==> flow/design.v <==
module top(
  input  logic         clk,
  input  logic         rst_n,
  input  logic [31:0]  a, b, c, d, e,  
  output logic [63:0]  y  
);
logic [63:0] mul1_reg, mul2_reg;    
logic [63:0] mul3_reg;             
logic [63:0] sum1_reg;             
logic [63:0] sum2_reg;             
logic [63:0] final_result_reg;    
always_ff @(posedge clk or negedge rst_n) begin
  if (!rst_n) begin
    mul1_reg <= '0;
    mul2_reg <= '0;
  end else begin
    mul1_reg <= a * b;    
    mul2_reg <= c * d;    
  end
end
always_ff @(posedge clk or negedge rst_n) begin
  if (!rst_n) begin
    mul3_reg <= '0;
  end else begin
    mul3_reg <= mul1_reg[31:0] * e;  
  end
end
always_ff @(posedge clk or negedge rst_n) begin
  if (!rst_n) begin
    sum1_reg <= '0;
  end else begin
    sum1_reg <= mul1_reg + mul2_reg;
  end
end
always_ff @(posedge clk or negedge rst_n) begin
  if (!rst_n) begin
    sum2_reg <= '0;
  end else begin
    sum2_reg <= sum1_reg + mul3_reg;
  end
end
always_ff @(posedge clk or negedge rst_n) begin
  if (!rst_n) begin
    final_result_reg <= '0;
  end else begin
    if (|a)  
      final_result_reg <= sum2_reg + sum1_reg;
    else
      final_result_reg <= sum2_reg - mul2_reg;
  end
end
(* IOB="TRUE" *)
always_ff @(posedge clk or negedge rst_n) begin
  if (!rst_n) begin
    y <= '0;
  end else begin
    y <= final_result_reg;
  end
end
endmodule
**Tool chain data of top**

What the tools print for top, step after step.
Lines are those of the file above, counted from 1.
Operators: Yosys type, input widths -> output width; for muxes data width and select width s.
Cell names lack the library's common part.
The mark n/a stands for no value.

- Top module: top
- Clock port: clk
- Standard-cell library: sky130hd
- Corner: tt_025C_1v80

**Elaborated design**

Yosys after proc, flatten, opt, wreduce and memory -nomap, before mapping. Enables and synchronous resets that opt folds into registers are not counted as muxes. Memory bits, and registers merged into a memory's read port (data or address), are not among the register bits. Print and check cells are not counted. Equal cells are merged and count once.

- Output and inout port bits: 64
- Word-level cells: 16
- Bits in registers: 448

- Reduce/logical cells: 1
- Multiplexer cells: 1
- Multipliers: 3
- Add/sub/neg operators: 4

Operators with widths:

| kind | number |
|---|---|
| $mul 32x32->64 | 3 |
| $add 64x64->64 | 3 |
| $sub 64x64->64 | 1 |
| $mux 64 | 1 |
| $reduce_or 32->1 | 1 |

**Longest topological paths**

Yosys ltp: most cells in a row. Word level: on the elaborated netlist, between registers, memories and ports. Mapped: between sequential cells and ports; inverters and the memories' decode and read muxes count.

- Depth in word-level cells: 2
- ABC_AREA: 0
- Gate-level depth with buffers: 30

**Netlist**

Source: synth_stat.txt of the flow (Yosys; design flattened, memories mapped). It holds for the ABC_AREA given above (unset counts as 0); a run with the other value may have another netlist.
Totals and module areas in this step are rounded.

Cell types:

| type | number | total area (um^2) |
|---|---|---|
| fa_1 | 2691 | 5.39E+04 |
| ha_1 | 979 | 1.22E+04 |
| and2_1 | 1807 | 1.13E+04 |
| dfrtp_1 | 448 | 1.12E+04 |
| inv_1 | 2668 | 1E+04 |
| nand2_1 | 1563 | 5.87E+03 |
| clkbuf_1 | 702 | 2.64E+03 |
| xnor2_1 | 268 | 2.35E+03 |
| a21oi_1 | 398 | 1991.91 |
| a21o_1 | 223 | 1.67E+03 |
| xor2_1 | 160 | 1.4E+03 |
| o21ai_0 | 219 | 1.1E+03 |
| nor2_1 | 204 | 765.734 |
| mux2_2 | 60 | 675.648 |
| nand4_1 | 90 | 563.04 |
| o21bai_1 | 62 | 465.446 |
| nand3_1 | 82 | 410.394 |
| nor2b_1 | 55 | 344.08 |

Not listed: further types 60, cells in them 581.

- Cell area after synthesis: 123000 um^2
- Flip-flop cells: 448
- Cells in the netlist: 13260

**Worst setup path after synthesis**

OpenSTA on the mapped netlist: ideal clock, no wires. The path of least setup slack (recovery checks aside). Input and output delay are each 20% of the period. Register names are those of the netlist, which keeps one name where synthesis merged equal registers.

- Path kind: input -> register
- From: in b[2]
- To: reg mul1_reg[43]
- Required time: 10.920 ns
- Time at the first pin: 2.200 ns
- Data arrival time: 9.136 ns
- Path slack: 1.784 ns
- Driving pins on the path: 26
- Path delay: 7.016 ns
- Setup time: 0.080 ns
- Period: 11.0 ns
- Synthesis period reached: 9.216 ns

"path delay" = arrival - input delay + setup time.
"driving pins on the path": output pins that drive a net of the path, with the launching flip-flop's if there is one; two outputs of one cell count as two.
"synthesis period reached" = period - worst setup slack (recovery checks aside). The figure is calculated, with input and output delays left at 20% of the set period.
The rows between start and end are the longest chain of elaborated cells between them; the timing report does not say that the signal goes this way. Where chains are equally long, one stands for them.
Each line given opens the expression or statement behind the cell; cells for indexed reads and writes are added by Yosys, which also makes memories of some case tables.

- Cell sequence: clkbuf_1 -> and2_1 -> fa_1 -> inv_1 -> fa_1 -> fa_1 -> fa_1 -> inv_1 -> fa_1 -> inv_1 -> fa_1 -> inv_1 -> fa_1 -> fa_1 -> ha_1 -> and2_1 -> and3_1 -> a211oi_1 -> o311a_1 -> o31a_1 -> o21ai_1 -> a221o_1 -> a221oi_1 -> o21ai_0 -> a21oi_1 -> xnor2_1
- Length of the longest elaborated chain: 1
- Elaborated cells between the ends (all ways): 1
- RTL lines with such cells: 1
- Those cells by class: mul: 1

RTL lines, path after synthesis:

| item | RTL line | source |
|---|---|---|
| from (decl) | 4 | `input  logic [31:0]  a, b, c, d, e,` |
| $mul 32x32->64 | 17 | `mul1_reg <= a * b;` |
| to (assign) | 14 | `mul1_reg <= '0;` |
| to (assign) | 17 |  |
| to (decl) | 7 | `logic [63:0] mul1_reg, mul2_reg;` |

**Path in the finished layout**

Path of least setup slack in the final report of flow run A (OpenROAD, finished layout, wires in). Where an end is a register, its clock arrival counts in the times.

- Path kind: input -> register
- From: in b[8]
- To: reg mul1_reg[63]
- Driving pins on the path: 28
- Setup time: 0.11 ns
- Data arrival time: 12.72 ns
- Period: 14.9 ns
- Required time: 15.47 ns
- Path slack: 2.75 ns
- Time at the first pin: 2.98 ns

The rows between start and end are the longest chain of elaborated cells between them; the timing report does not say that the signal goes this way. Where chains are equally long, one stands for them.

- Cell sequence: clkdlybuf4s50_1 -> buf_4 -> buf_4 -> nand2_1 -> fa_1 -> inv_1 -> fa_1 -> inv_1 -> fa_1 -> inv_1 -> fa_1 -> inv_1 -> fa_1 -> fa_1 -> fa_1 -> fa_1 -> inv_1 -> ha_1 -> nand3_1 -> nor2_1 -> nand2_1 -> or4_1 -> o32ai_1 -> nor4b_1 -> nor4b_1 -> a31o_2 -> a21oi_1 -> xnor2_1
- Length of the longest elaborated chain: 1
- Elaborated cells between the ends (all ways): 1
- RTL lines with such cells: 1
- Those cells by class: mul: 1

RTL lines, path after layout:

| item | RTL line | source |
|---|---|---|
| from (decl) | 4 | `input  logic [31:0]  a, b, c, d, e,` |
| $mul 32x32->64 | 17 | `mul1_reg <= a * b;` |
| to (assign) | 14 | `mul1_reg <= '0;` |
| to (assign) | 17 |  |
| to (decl) | 7 | `logic [63:0] mul1_reg, mul2_reg;` |

Wiki page: top / flow data

Stored flow runs of top (6 of them; Yosys, OpenROAD, sky130hd). They differ in their settings and are not a sequence. Constraints: input delay and output delay 20% of the set period each, output load 0.01 pF.
"clock period achieved": clock period set for the run, less the worst setup slack. It is reckoned from that one timing run; input and output delays stay at 20% of the period that was set.
By "critical setup path time" is meant the share of the clock period that the worst setup path is allowed (20% is reserved at inputs, 20% at outputs), minus its slack. Clock arrival times at its registers enter into it.
Values from the reports are rounded here.

### Flow run A

Settings: `CELL_PAD_IN_SITES_DETAIL_PLACEMENT=2`, `CELL_PAD_IN_SITES_GLOBAL_PLACEMENT=1`, `CORE_ASPECT_RATIO=1.38`, `CORE_UTILIZATION=33`, `CTS_CLUSTER_DIAMETER=148`, `MIN_ROUTING_LAYER=met1`, `PLACE_DENSITY_LB_ADDON=0.29`, `SETUP_SLACK_MARGIN=0.72`, `period_ns=14.9`, `CAP_MARGIN=20`, `CORE_MARGIN=2`, `SLEW_MARGIN=20`

- Post-route utilization: 35.5%
- Critical setup path time: 9.17 ns
- Kind of the worst setup path: input -> register
- Standard-cell area after routing: 132000 um^2
- Cell area after synthesis: 123000 um^2
- Summed negative setup slack: 0.000 ns
- Final worst hold slack: 0.323 ns
- Die footprint: 378000 um^2
- Smallest setup slack: 2.75 ns
- Clock period achieved: 12.149 ns

### Flow run B

Settings: `ABC_AREA=1`, `CORE_MARGIN=7`, `CORE_UTILIZATION=46`, `CTS_CLUSTER_DIAMETER=218`, `PLACE_DENSITY_LB_ADDON=0.19`, `SLEW_MARGIN=15`, `TNS_END_PERCENT=30`, `period_ns=15.0`, `CAP_MARGIN=20`

- Post-route utilization: 49.0%
- Final worst hold slack: 0.343 ns
- Smallest setup slack: 5.26 ns
- Critical setup path time: 6.74 ns
- Kind of the worst setup path: input -> register
- Die footprint: 307000 um^2
- Clock period achieved: 9.735 ns
- Summed negative setup slack: 0.000 ns
- Cell area after synthesis: 134000 um^2
- Standard-cell area after routing: 142000 um^2

### Flow run C

Settings: `CORE_UTILIZATION=37`, `period_ns=10.2`, `CAP_MARGIN=20`, `CORE_MARGIN=2`, `SLEW_MARGIN=20`

- Clock period achieved: 9.664 ns
- Standard-cell area after routing: 135000 um^2
- Die footprint: 337000 um^2
- Smallest setup slack: 0.536 ns
- Critical setup path time: 7.62 ns
- Kind of the worst setup path: input -> register
- Post-route utilization: 40.7%
- Summed negative setup slack: 0.000 ns
- Cell area after synthesis: 123000 um^2
- Final worst hold slack: 0.293 ns

### Flow run D

Settings: `ABC_AREA=1`, `CAP_MARGIN=30`, `CELL_PAD_IN_SITES_DETAIL_PLACEMENT=0`, `CORE_MARGIN=4`, `CORE_UTILIZATION=46`, `CTS_CLUSTER_DIAMETER=218`, `CTS_CLUSTER_SIZE=29`, `GPL_TIMING_DRIVEN=0`, `HOLD_SLACK_MARGIN=-0.02`, `MAX_ROUTING_LAYER=met4`, `MIN_ROUTING_LAYER=met2`, `PLACE_DENSITY_LB_ADDON=0.19`, `SETUP_SLACK_MARGIN=1.31`, `SLEW_MARGIN=15`, `TNS_END_PERCENT=100`, `period_ns=14.6`

No results, routing failed with GRT-0116.

### Flow run E

Settings: `CAP_MARGIN=0`, `CELL_PAD_IN_SITES_DETAIL_PLACEMENT=1`, `CORE_ASPECT_RATIO=1.12`, `CORE_UTILIZATION=45`, `CTS_CLUSTER_DIAMETER=141`, `GPL_ROUTABILITY_DRIVEN=0`, `MIN_ROUTING_LAYER=met2`, `PLACE_DENSITY_LB_ADDON=0.25`, `SLEW_MARGIN=15`, `period_ns=9.93`, `CORE_MARGIN=2`

- Post-route utilization: 49.6%
- Clock period achieved: 9.701 ns
- Final worst hold slack: 0.341 ns
- Standard-cell area after routing: 135000 um^2
- Smallest setup slack: 0.229 ns
- Critical setup path time: 7.71 ns
- Kind of the worst setup path: input -> register
- Cell area after synthesis: 123000 um^2
- Summed negative setup slack: 0.000 ns
- Die footprint: 278000 um^2

### Flow run F

Settings: `CAP_MARGIN=30`, `CELL_PAD_IN_SITES_DETAIL_PLACEMENT=1`, `CELL_PAD_IN_SITES_GLOBAL_PLACEMENT=1`, `CORE_ASPECT_RATIO=1.12`, `CORE_UTILIZATION=58`, `CTS_CLUSTER_DIAMETER=141`, `GPL_ROUTABILITY_DRIVEN=1`, `GPL_TIMING_DRIVEN=0`, `MIN_ROUTING_LAYER=met2`, `PLACE_DENSITY_LB_ADDON=0.25`, `SLEW_MARGIN=15`, `period_ns=9.93`, `CORE_MARGIN=2`

No results, routing failed with GRT-0116.
